==> flow/design.v <==
module cpu #(  
	parameter ADDR_W = 12,
	parameter INST_W = 32,
	parameter DATA_W = 11
)(
    input                   i_clk,
    input                   i_rst_n,
    input                   i_i_valid_inst,  
    input  [ INST_W-1 : 0 ] i_i_inst,        
    input                   i_d_valid_data,  
    input  [ DATA_W-1 : 0 ] i_d_data,        
    output                  o_i_valid_addr,  
    output [ ADDR_W-1 : 0 ] o_i_addr,        
    output [ DATA_W-1 : 0 ] o_d_w_data,      
    output [ ADDR_W-1 : 0 ] o_d_w_addr,      
    output [ ADDR_W-1 : 0 ] o_d_r_addr,      
    output                  o_d_MemRead,     
    output                  o_d_MemWrite,    
    output                  o_finish
);
localparam ALU_ADD = 3'd0, ALU_SUB = 3'd1, ALU_XOR = 3'd2, ALU_OR = 3'd3,
           ALU_AND = 3'd4, ALU_SLL = 3'd5, ALU_SRL = 3'd6;
integer i;
reg  [ADDR_W-1:0] pc_r;
reg               o_i_valid_addr_r;
reg               branch_r;           
reg               stall_r;            
reg  [INST_W-1:0] hold_inst_r;
reg               done_r, done2_r, o_finish_r;
reg               rd_write_id_r, mem_read_id_r, mem_write_id_r, alu_src_id_r;
reg  [2:0]        alu_ctr_r;
reg  [4:0]        rs1_id_r, rs2_id_r, rd_id_r;
reg  [DATA_W-1:0] rs1_value_r, rs2_value_r;
reg  [ADDR_W-1:0] imm_r;
reg               rd_write_ex_r, mem_read_ex_r;
reg  [4:0]        rd_ex_r;
reg  [DATA_W-1:0] alu_out_r;
reg  [ADDR_W-1:0] o_d_addr_r;
reg  [DATA_W-1:0] o_d_data_r;
reg               o_d_MemRead_r, o_d_MemWrite_r;
reg               rd_write_mem_r, mem_read_mem_r;
reg  [4:0]        rd_mem_r;
reg  [DATA_W-1:0] alu_out_mem_r;
reg  [DATA_W-1:0] reg_file_r [1:31];
assign o_i_valid_addr = o_i_valid_addr_r;
assign o_i_addr       = pc_r;
assign o_d_w_addr     = o_d_addr_r;
assign o_d_r_addr     = o_d_addr_r;
assign o_d_w_data     = o_d_data_r;
assign o_d_MemRead    = o_d_MemRead_r;
assign o_d_MemWrite   = o_d_MemWrite_r;
assign o_finish       = o_finish_r;
wire [DATA_W-1:0] write_back_data = mem_read_mem_r ? i_d_data : alu_out_mem_r;
wire [INST_W-1:0] inst     = stall_r ? hold_inst_r : i_i_inst;
wire              id_valid = (stall_r | (i_i_valid_inst & ~branch_r)) & ~done_r;
wire [6:0] opcode = inst[6:0];
wire [4:0] rd     = inst[11:7];
wire [2:0] func_3 = inst[14:12];
wire [4:0] rs1    = inst[19:15];
wire [4:0] rs2    = inst[24:20];
wire [6:0] func_7 = inst[31:25];
wire [ADDR_W-1:0] imm_i = inst[31:20];
wire [ADDR_W-1:0] imm_s = {inst[31:25], inst[11:7]};
wire [ADDR_W-1:0] bta   = {inst[7], inst[30:25], inst[11:8], 1'b0};
wire op_ld  = (opcode == 7'b0000011);
wire op_sd  = (opcode == 7'b0100011);
wire op_br  = (opcode == 7'b1100011) && (func_3[2:1] == 2'b00);
wire op_imm = (opcode == 7'b0010011) && (func_3 != 3'b010) && (func_3 != 3'b011);
wire op_r   = (opcode == 7'b0110011) &&
              ((func_7 == 7'b0100000) ||
               ((func_7 == 7'b0000000) && (func_3 != 3'b001) && (func_3 != 3'b010) &&
                (func_3 != 3'b011) && (func_3 != 3'b101)));
wire op_eof = &inst;
wire use_rs1 = op_ld | op_sd | op_br | op_imm | op_r;
wire use_rs2 = op_sd | op_br | op_r;
wire wr_rd   = (op_ld | op_imm | op_r) && (rd != 5'd0);
reg [2:0] alu_ctr_w;
always @(*) begin
    alu_ctr_w = ALU_ADD;
    if (op_r && func_7[5]) alu_ctr_w = ALU_SUB;
    else if (op_r || op_imm) begin
        case (func_3)
            3'b100:  alu_ctr_w = ALU_XOR;
            3'b110:  alu_ctr_w = ALU_OR;
            3'b111:  alu_ctr_w = ALU_AND;
            3'b001:  alu_ctr_w = ALU_SLL;
            3'b101:  alu_ctr_w = ALU_SRL;
            default: alu_ctr_w = ALU_ADD;
        endcase
    end
end
reg [DATA_W-1:0] rs1_value, rs2_value;
always @(*) begin
    if (rs1 == 5'd0)                               rs1_value = 0;
    else if (rd_write_ex_r && !mem_read_ex_r && rd_ex_r == rs1) rs1_value = alu_out_r;
    else if (rd_write_mem_r && rd_mem_r == rs1)    rs1_value = write_back_data;
    else                                           rs1_value = reg_file_r[rs1];
    if (rs2 == 5'd0)                               rs2_value = 0;
    else if (rd_write_ex_r && !mem_read_ex_r && rd_ex_r == rs2) rs2_value = alu_out_r;
    else if (rd_write_mem_r && rd_mem_r == rs2)    rs2_value = write_back_data;
    else                                           rs2_value = reg_file_r[rs2];
end
wire hit_id1  = use_rs1 && (rs1 != 5'd0) && (rs1 == rd_id_r);
wire hit_id2  = use_rs2 && (rs2 != 5'd0) && (rs2 == rd_id_r);
wire hit_ex1  = use_rs1 && (rs1 != 5'd0) && (rs1 == rd_ex_r);
wire hit_ex2  = use_rs2 && (rs2 != 5'd0) && (rs2 == rd_ex_r);
wire stall_w  = id_valid && (
                  (rd_write_id_r && mem_read_id_r && (hit_id1 || hit_id2)) ||       
                  (op_br && rd_write_id_r && (hit_id1 || hit_id2)) ||               
                  (op_br && rd_write_ex_r && mem_read_ex_r && (hit_ex1 || hit_ex2)));  
wire issue    = id_valid && !stall_w;
wire br_taken = issue && op_br && ((rs1_value == rs2_value) ^ func_3[0]);
wire [ADDR_W-1:0] id_pc = pc_r - 4;
reg [DATA_W-1:0] alu_in_1, alu_in_2;
always @(*) begin
    if (rd_write_ex_r && rd_ex_r == rs1_id_r)         alu_in_1 = alu_out_r;
    else if (rd_write_mem_r && rd_mem_r == rs1_id_r)  alu_in_1 = write_back_data;
    else                                              alu_in_1 = rs1_value_r;
    if (rd_write_ex_r && rd_ex_r == rs2_id_r)         alu_in_2 = alu_out_r;
    else if (rd_write_mem_r && rd_mem_r == rs2_id_r)  alu_in_2 = write_back_data;
    else                                              alu_in_2 = rs2_value_r;
end
wire [ADDR_W-1:0] opb  = alu_src_id_r ? imm_r : {alu_in_2[DATA_W-1], alu_in_2};
wire [ADDR_W-1:0] sum  = {alu_in_1[DATA_W-1], alu_in_1} + opb;
reg  [DATA_W-1:0] alu_out_w;
always @(*) begin
    case (alu_ctr_r)
        ALU_SUB: alu_out_w = alu_in_1 - alu_in_2;
        ALU_XOR: alu_out_w = alu_in_1 ^ opb[DATA_W-1:0];
        ALU_OR:  alu_out_w = alu_in_1 | opb[DATA_W-1:0];
        ALU_AND: alu_out_w = alu_in_1 & opb[DATA_W-1:0];
        ALU_SLL: alu_out_w = alu_in_1 << opb[4:0];
        ALU_SRL: alu_out_w = alu_in_1 >> opb[4:0];
        default: alu_out_w = sum[DATA_W-1:0];
    endcase
end
always @(posedge i_clk or negedge i_rst_n) begin
    if (~i_rst_n) begin
        pc_r             <= 0;
        o_i_valid_addr_r <= 0;
        branch_r         <= 0;
        stall_r          <= 0;
        hold_inst_r      <= 0;
        done_r           <= 0;
        done2_r          <= 0;
        o_finish_r       <= 0;
        rd_write_id_r    <= 0;
        mem_read_id_r    <= 0;
        mem_write_id_r   <= 0;
        alu_src_id_r     <= 0;
        alu_ctr_r        <= 0;
        rs1_id_r         <= 0;
        rs2_id_r         <= 0;
        rd_id_r          <= 0;
        rs1_value_r      <= 0;
        rs2_value_r      <= 0;
        imm_r            <= 0;
        rd_write_ex_r    <= 0;
        mem_read_ex_r    <= 0;
        rd_ex_r          <= 0;
        alu_out_r        <= 0;
        o_d_addr_r       <= 0;
        o_d_data_r       <= 0;
        o_d_MemRead_r    <= 0;
        o_d_MemWrite_r   <= 0;
        rd_write_mem_r   <= 0;
        mem_read_mem_r   <= 0;
        rd_mem_r         <= 0;
        alu_out_mem_r    <= 0;
        for (i = 1; i < 32; i = i + 1)
            reg_file_r[i] <= 0;
    end else begin
        o_i_valid_addr_r <= 1'b1;
        if (br_taken)
            pc_r <= id_pc + bta;
        else if (o_i_valid_addr_r && !stall_w)
            pc_r <= pc_r + 4;
        branch_r    <= br_taken;
        stall_r     <= stall_w;
        hold_inst_r <= inst;
        if (issue && op_eof) done_r <= 1'b1;
        done2_r    <= done_r;
        o_finish_r <= done2_r;
        rd_write_id_r  <= issue && wr_rd;
        mem_read_id_r  <= issue && op_ld;
        mem_write_id_r <= issue && op_sd;
        alu_src_id_r   <= !op_r;
        alu_ctr_r      <= alu_ctr_w;
        rs1_id_r       <= use_rs1 ? rs1 : 5'd0;
        rs2_id_r       <= use_rs2 ? rs2 : 5'd0;
        rd_id_r        <= wr_rd ? rd : 5'd0;
        rs1_value_r    <= rs1_value;
        rs2_value_r    <= rs2_value;
        imm_r          <= op_sd ? imm_s : imm_i;
        rd_write_ex_r  <= rd_write_id_r;
        mem_read_ex_r  <= mem_read_id_r;
        rd_ex_r        <= rd_id_r;
        alu_out_r      <= alu_out_w;
        o_d_addr_r     <= sum;
        o_d_data_r     <= alu_in_2;
        o_d_MemRead_r  <= mem_read_id_r;
        o_d_MemWrite_r <= mem_write_id_r;
        rd_write_mem_r <= rd_write_ex_r;
        mem_read_mem_r <= mem_read_ex_r;
        rd_mem_r       <= rd_ex_r;
        alu_out_mem_r  <= alu_out_r;
        if (rd_write_mem_r)
            reg_file_r[rd_mem_r] <= write_back_data;
    end
end
endmodule
==> reports on cpu <==
From RTL to reports: cpu
Tool output for the design above before and after an edit, in the order of the flow.
"original" refers to lines of the RTL above, "edited" to lines of the edited file.
"change" is "edited" less "original", of the values as shown; "rel. change" is that difference over "original", in percent.
Operators: Yosys type, input widths -> output width; for muxes data width and select width s.
Library cell names are shortened.
Not given: -
- design top: cpu
- clock: i_clk
- library: sky130hd
- timing corner: tt_025C_1v80

Edit of the RTL
Unified diff, file above to edited file.
A script made this edit. It changes what the design does and was not meant as an optimisation.
begin of diff
@@ -122,5 +122,5 @@
 end
 wire [ADDR_W-1:0] opb  = alu_src_id_r ? imm_r : {alu_in_2[DATA_W-1], alu_in_2};
-wire [ADDR_W-1:0] sum  = {alu_in_1[DATA_W-1], alu_in_1} + opb;
+wire [ADDR_W-1:0] sum  = {alu_in_1[DATA_W-1], alu_in_1} * opb;
 reg  [DATA_W-1:0] alu_out_w;
 always @(*) begin
end of diff

Word level
Yosys after proc, flatten, opt, wreduce and memory -nomap, before mapping. Print and check cells are not counted.
- operators by class (element ; original ; edited ; change ; rel. change (%)):
    add/sub/neg operators ; 5 ; 4 ; -1 ; -20.00
    multiply operators ; 0 ; 1 ; +1 ; -
    equality and inequality tests ; 127 ; 127 ; 0 ; 0.00
    shifts and indexed selects ; 2 ; 2 ; 0 ; 0.00
    muxes and demuxes ; 25 ; 25 ; 0 ; 0.00
    bitwise gates (word level) ; 17 ; 17 ; 0 ; 0.00
    reduce/logical cells ; 90 ; 90 ; 0 ; 0.00
- operators with widths (kind ; original ; edited ; change ; rel. change (%)):
    $add 12x12->12 ; 2 ; 1 ; -1 ; -50.00
    $mul 11x12->12 ; 0 ; 1 ; +1 ; -
Operator kinds equal on both sides are left out: 47.
- word-level totals (element ; original ; edited ; change ; rel. change (%)):
    register bits after elaboration ; 507 ; 507 ; 0 ; 0.00
    input port bits ; 47 ; 47 ; 0 ; 0.00
    output and inout port bits ; 51 ; 51 ; 0 ; 0.00
    word-level cells ; 327 ; 327 ; 0 ; 0.00

Longest topological paths
Depth = most cells in a row (Yosys ltp): at word level without a register or memory, in the mapped netlist without a sequential cell, where the memories' decode and read muxes count.
- logic depth (element ; original ; edited ; change ; rel. change (%)):
    depth in word-level cells ; 21 ; 21 ; 0 ; 0.00
    ABC_AREA ; 0 ; 0 ; - ; -
    depth in mapped cells ; 25 ; 36 ; +11 ; +44.00
    depth with buffers taken out ; 22 ; 31 ; +9 ; +40.91

After synthesis
The flow's flattened synthesis, as Yosys stat reports it; memories are mapped. The netlist is that of the ABC_AREA named above (0 if unset); the other value can give another one.
- cell types (cell ; original ; edited ; change ; rel. change (%)):
    nor2_1 ; 333 ; 384 ; +51 ; +15.32
    inv_1 ; 115 ; 164 ; +49 ; +42.61
    fa_1 ; 3 ; 42 ; +39 ; +1300.00
    ha_1 ; 53 ; 88 ; +35 ; +66.04
    clkbuf_1 ; 175 ; 191 ; +16 ; +9.14
    a222oi_1 ; 19 ; 35 ; +16 ; +84.21
    a32oi_1 ; 36 ; 21 ; -15 ; -41.67
    nor3_1 ; 33 ; 47 ; +14 ; +42.42
    o211ai_1 ; 22 ; 10 ; -12 ; -54.55
    o21bai_1 ; 16 ; 4 ; -12 ; -75.00
    buf_2 ; 29 ; 39 ; +10 ; +34.48
    nand2_1 ; 335 ; 344 ; +9 ; +2.69
    o21ai_0 ; 248 ; 239 ; -9 ; -3.63
    mux2i_1 ; 71 ; 80 ; +9 ; +12.68
    nor2b_1 ; 5 ; 14 ; +9 ; +180.00
    xor2_1 ; 27 ; 35 ; +8 ; +29.63
    buf_6 ; 12 ; 4 ; -8 ; -66.67
    a22oi_2 ; 7 ; 0 ; -7 ; -100.00
Cell types equal on both sides are left out: 11.
Not every row of either side is listed.
- synthesis totals (element ; original ; edited ; change ; rel. change (%)):
    mapped cells ; 3206 ; 3431 ; +225 ; +7.02
    chip area (Yosys) (um2) ; 28637.5 ; 30302.8 ; +1665.3 ; +5.82
    area of sequential cells (um2) ; 12562.0 ; 12562.0 ; 0.0 ; 0.00
    flip-flops ; 502 ; 502 ; 0 ; 0.00
    buffer cells ; 249 ; 272 ; +23 ; +9.24

Timing after synthesis
OpenSTA on the mapped netlist: ideal clock, no wires. The path of least setup slack (recovery checks aside). Input and output delay are each 20% of the period. Register names are those of the netlist, which keeps one name where synthesis merged equal registers.
- timing path post-synthesis (element ; original ; edited ; change ; rel. change (%)):
    path type ; input -> register ; input -> register ; - ; -
    start ; input port i_d_data[0] ; input port i_d_data[1] ; - ; -
    end ; register alu_out_r[10] ; register o_d_addr_r[11] ; - ; -
    period (ns) ; 10.0 ; 10.0 ; 0.0 ; 0.00
    external input delay (ns) ; 2.000 ; 2.000 ; 0.000 ; 0.00
    setup time (ns) ; 0.082 ; 0.080 ; -0.002 ; -
    time at the first pin (ns) ; 2.000 ; 2.000 ; 0.000 ; 0.00
    arrival time (ns) ; 5.720 ; 7.724 ; +2.004 ; +35.03
    required time (ns) ; 9.918 ; 9.920 ; +0.002 ; +0.02
    setup slack (ns) ; 4.198 ; 2.196 ; -2.002 ; -
    path delay (ns) ; 3.802 ; 5.804 ; +2.002 ; +52.66
    driving pins on the path ; 21 ; 26 ; +5 ; +23.81
    buffers on the path ; 2 ; 3 ; +1 ; +50.00
    synthesis period reached (ns) ; 5.802 ; 7.804 ; +2.002 ; +34.51
"path delay" = arrival - input delay + setup time.
"driving pins on the path": output pins that drive a net of the path, with the launching flip-flop's if there is one; two outputs of one cell count as two.
"synthesis period reached" is the clock period less the worst setup slack; recovery checks do not enter. This is arithmetic on one report: input and output delays are still those of the set period (20% each).
Between the ends stands the longest chain of elaborated cells between them, by number of cells; it is not shown to be the way that was timed. Of several equally long chains one is given.
Each line given opens the expression or statement behind the cell; cells for indexed reads and writes are added by Yosys, which also makes memories of some case tables.
On the way, post-synthesis, original:
- cell sequence: mux2_2 -> mux2i_1 -> o21ai_0 -> mux2i_1 -> clkbuf_1 -> clkbuf_1 -> inv_1 -> ha_1 -> fa_1 -> a21oi_1 -> nor2_1 -> nor2_1 -> o21bai_1 -> a21oi_1 -> o21bai_1 -> a21oi_1 -> o21bai_1 -> a21oi_1 -> xnor2_1 -> nor2_1 -> a31oi_1
- cells in the longest elaborated chain: 6
- elaborated cells between the ends (all ways) at 11
- RTL lines with such cells: 11
- classes of those cells: add/sub: 2; shift: 2; mux: 7
- ends and longest elaborated chain, post-synthesis, original (element ; line ; source):
    start, declared ; 11 ; input  [ DATA_W-1 : 0 ] i_d_data,
    $mux 11 ; 53 ; wire [DATA_W-1:0] write_back_data = mem_read_mem_r ? i_d_data : alu_out_mem_r;
    $mux 11 ; 120 ; else if (rd_write_mem_r && rd_mem_r == rs2_id_r)  alu_in_2 = write_back_data;
    $mux 11 ; 119 ; if (rd_write_ex_r && rd_ex_r == rs2_id_r)         alu_in_2 = alu_out_r;
    $mux 12 ; 123 ; wire [ADDR_W-1:0] opb  = alu_src_id_r ? imm_r : {alu_in_2[DATA_W-1], alu_in_2};
    $add 12x12->12 ; 124 ; wire [ADDR_W-1:0] sum  = {alu_in_1[DATA_W-1], alu_in_1} + opb;
    $pmux 11 s6 ; 127 ; case (alu_ctr_r)
    end, assigned ; 161 ; alu_out_r        <= 0;
    end, assigned ; 198 ; alu_out_r      <= alu_out_w;
    end, declared ; 37 ; reg  [DATA_W-1:0] alu_out_r;
Nets of the timed path that keep an RTL name, with a line that drives or declares them; the list need not be complete.
- named nets, post-synthesis, original (signal ; line):
    alu_in_2[0] ; 119
    sum[10] ; 124
On the way, post-synthesis, edited:
- cell sequence: mux2i_1 -> and3_1 -> o31a_1 -> inv_1 -> mux2i_1 -> clkbuf_1 -> clkbuf_1 -> clkbuf_1 -> nor2_1 -> fa_1 -> ha_1 -> fa_1 -> inv_1 -> fa_1 -> fa_1 -> inv_1 -> ha_1 -> a21oi_1 -> o21bai_1 -> a21oi_1 -> o21bai_1 -> a21oi_1 -> xnor2_1 -> xnor2_1 -> xnor2_1 -> xnor2_1
- cells in the longest elaborated chain: 5
- elaborated cells between the ends (all ways) at 7
- RTL lines with such cells: 7
- classes of those cells: mul: 1; mux: 6
- ends and longest elaborated chain, post-synthesis, edited (element ; line ; source):
    start, declared ; 11 ; input  [ DATA_W-1 : 0 ] i_d_data,
    $mux 11 ; 53 ; wire [DATA_W-1:0] write_back_data = mem_read_mem_r ? i_d_data : alu_out_mem_r;
    $mux 11 ; 120 ; else if (rd_write_mem_r && rd_mem_r == rs2_id_r)  alu_in_2 = write_back_data;
    $mux 11 ; 119 ; if (rd_write_ex_r && rd_ex_r == rs2_id_r)         alu_in_2 = alu_out_r;
    $mux 12 ; 123 ; wire [ADDR_W-1:0] opb  = alu_src_id_r ? imm_r : {alu_in_2[DATA_W-1], alu_in_2};
    $mul 11x12->12 ; 124 ; wire [ADDR_W-1:0] sum  = {alu_in_1[DATA_W-1], alu_in_1} * opb;
    end, assigned ; 162 ; o_d_addr_r       <= 0;
    end, assigned ; 199 ; o_d_addr_r     <= sum;
    end, declared ; 38 ; reg  [ADDR_W-1:0] o_d_addr_r;
- named nets, post-synthesis, edited (signal ; line):
    alu_in_2[1] ; 119

Worst path after layout
Path of least setup slack in the final report of the runs of pair A (OpenROAD, finished layout, wires in). Where an end is a register, its clock arrival counts in the times.
- timing path post-layout (element ; original ; edited ; change ; rel. change (%)):
    path type ; input -> register ; input -> register ; - ; -
    start ; input port i_i_inst[18] ; input port i_d_data[3] ; - ; -
    end ; register pc_r[1] ; register o_d_addr_r[11] ; - ; -
    period (ns) ; 10.0 ; 10.0 ; 0.0 ; 0.00
    external input delay (ns) ; 2.00 ; 2.00 ; 0.00 ; 0.00
    setup time (ns) ; 0.11 ; 0.07 ; -0.04 ; -
    time at the first pin (ns) ; 2.00 ; 2.00 ; 0.00 ; 0.00
    arrival time (ns) ; 8.06 ; 8.63 ; +0.57 ; +7.07
    required time (ns) ; 10.51 ; 10.57 ; +0.06 ; +0.57
    setup slack (ns) ; 2.45 ; 1.93 ; -0.52 ; -
    driving pins on the path ; 14 ; 27 ; +13 ; +92.86
    buffers on the path ; 2 ; 3 ; +1 ; +50.00
Between the ends stands the longest chain of elaborated cells between them, by number of cells; it is not shown to be the way that was timed. Of several equally long chains one is given.
At most two assigning lines are given for a register; there are more.
On the way, post-layout, original:
- cell sequence: clkdlybuf4s50_1 -> and3b_1 -> or2_1 -> buf_4 -> a22oi_1 -> o22ai_1 -> or4_1 -> nor4_1 -> a2111oi_2 -> xnor2_1 -> nand4_1 -> nor3_4 -> mux2i_2 -> mux2_2
- elaborated cells between the ends (all ways) at 65
- classes of those cells: eq/ne: 36; mux: 7; logic: 1; reduce/logical: 21
- ends and longest elaborated chain, post-layout, original (element ; line ; source):
    start, declared ; 9 ; input  [ INST_W-1 : 0 ] i_i_inst,
    end, assigned ; 175 ; pc_r <= id_pc + bta;
    end, assigned ; 177 ; pc_r <= pc_r + 4;
    end, declared ; 24 ; reg  [ADDR_W-1:0] pc_r;
original: No chain of elaborated cells between the ends is given.
Nets of the timed path that keep an RTL name, with a line that drives or declares them; the list need not be complete.
- named nets, post-layout, original (signal ; line ; source):
    rs1_value[6] ; 94 ; if (rs1 == 5'd0)                               rs1_value = 0;
On the way, post-layout, edited:
- cell sequence: clkdlybuf4s50_1 -> mux2i_4 -> buf_4 -> nand2_1 -> o21ai_0 -> o21ai_0 -> mux2i_1 -> buf_4 -> inv_1 -> ha_1 -> fa_1 -> ha_1 -> ha_1 -> inv_1 -> fa_1 -> fa_1 -> inv_1 -> ha_1 -> a21oi_1 -> o21bai_1 -> a21oi_1 -> o21bai_1 -> a21oi_1 -> xnor2_1 -> xnor2_1 -> xnor2_1 -> xnor2_1
- cells in the longest elaborated chain: 5
- elaborated cells between the ends (all ways) at 7
- RTL lines with such cells: 7
- classes of those cells: mul: 1; mux: 6
- ends and longest elaborated chain, post-layout, edited (element ; line ; source):
    start, declared ; 11 ; input  [ DATA_W-1 : 0 ] i_d_data,
    $mux 11 ; 53 ; wire [DATA_W-1:0] write_back_data = mem_read_mem_r ? i_d_data : alu_out_mem_r;
    $mux 11 ; 120 ; else if (rd_write_mem_r && rd_mem_r == rs2_id_r)  alu_in_2 = write_back_data;
    $mux 11 ; 119 ; if (rd_write_ex_r && rd_ex_r == rs2_id_r)         alu_in_2 = alu_out_r;
    $mux 12 ; 123 ; wire [ADDR_W-1:0] opb  = alu_src_id_r ? imm_r : {alu_in_2[DATA_W-1], alu_in_2};
    $mul 11x12->12 ; 124 ; wire [ADDR_W-1:0] sum  = {alu_in_1[DATA_W-1], alu_in_1} * opb;
    end, assigned ; 162 ; o_d_addr_r       <= 0;
    end, assigned ; 199 ; o_d_addr_r     <= sum;
    end, declared ; 38 ; reg  [ADDR_W-1:0] o_d_addr_r;
- named nets, post-layout, edited (signal ; line):
    alu_in_2[3] ; 119

Layout results
Both versions went through the flow (Yosys, OpenROAD) with the same settings in each pair. Constraints: input delay and output delay 20% of the set period each, output load 0.01 pF.
Flow settings, pair A:
- noted CORE_UTILIZATION: 40
- noted period_ns: 10.0
- CAP_MARGIN at 20
- CORE_MARGIN at 2
- SLEW_MARGIN at 20
- final reports, pair A (element ; original ; edited ; change ; rel. change (%)):
    chip area in the Yosys report (um2) ; 28637.5 ; 30302.8 ; +1665.3 ; +5.82
    area of the die (um2) ; 73750.3 ; 77975.0 ; +4224.7 ; +5.73
    final design utilization (%) ; 46.0 ; 46.4 ; +0.4 ; -
    worst setup slack after layout (ns) ; 2.452 ; 1.933 ; -0.519 ; -
    worst hold slack (ns) ; 0.347 ; 0.349 ; +0.002 ; -
    total design power (mW) ; 6.039 ; 7.517 ; +1.478 ; +24.47
Flow settings, pair B:
- ABC_AREA at 1
- CELL_PAD_IN_SITES_GLOBAL_PLACEMENT at 3
- CORE_ASPECT_RATIO: 0.56
- noted CORE_UTILIZATION: 36
- PLACE_DENSITY at 0.48
- SETUP_SLACK_MARGIN: 1.51
- noted TNS_END_PERCENT: 35
- noted period_ns: 7.68
- CAP_MARGIN at 20
- CORE_MARGIN at 2
- SLEW_MARGIN at 20
- final reports, pair B (element ; original ; edited ; change ; rel. change (%)):
    chip area in the Yosys report (um2) ; 30017.5 ; 31788.0 ; +1770.5 ; +5.90
    area of the die (um2) ; 85806.5 ; 90793.6 ; +4987.1 ; +5.81
    final design utilization (%) ; 41.3 ; 43.4 ; +2.1 ; -
    worst setup slack after layout (ns) ; 1.993 ; 1.579 ; -0.414 ; -
    worst hold slack (ns) ; 0.351 ; 0.355 ; +0.004 ; -
    total design power (mW) ; 8.127 ; 10.676 ; +2.549 ; +31.36
"total design power": no workload was simulated; the value follows from the tool's default switching activity.
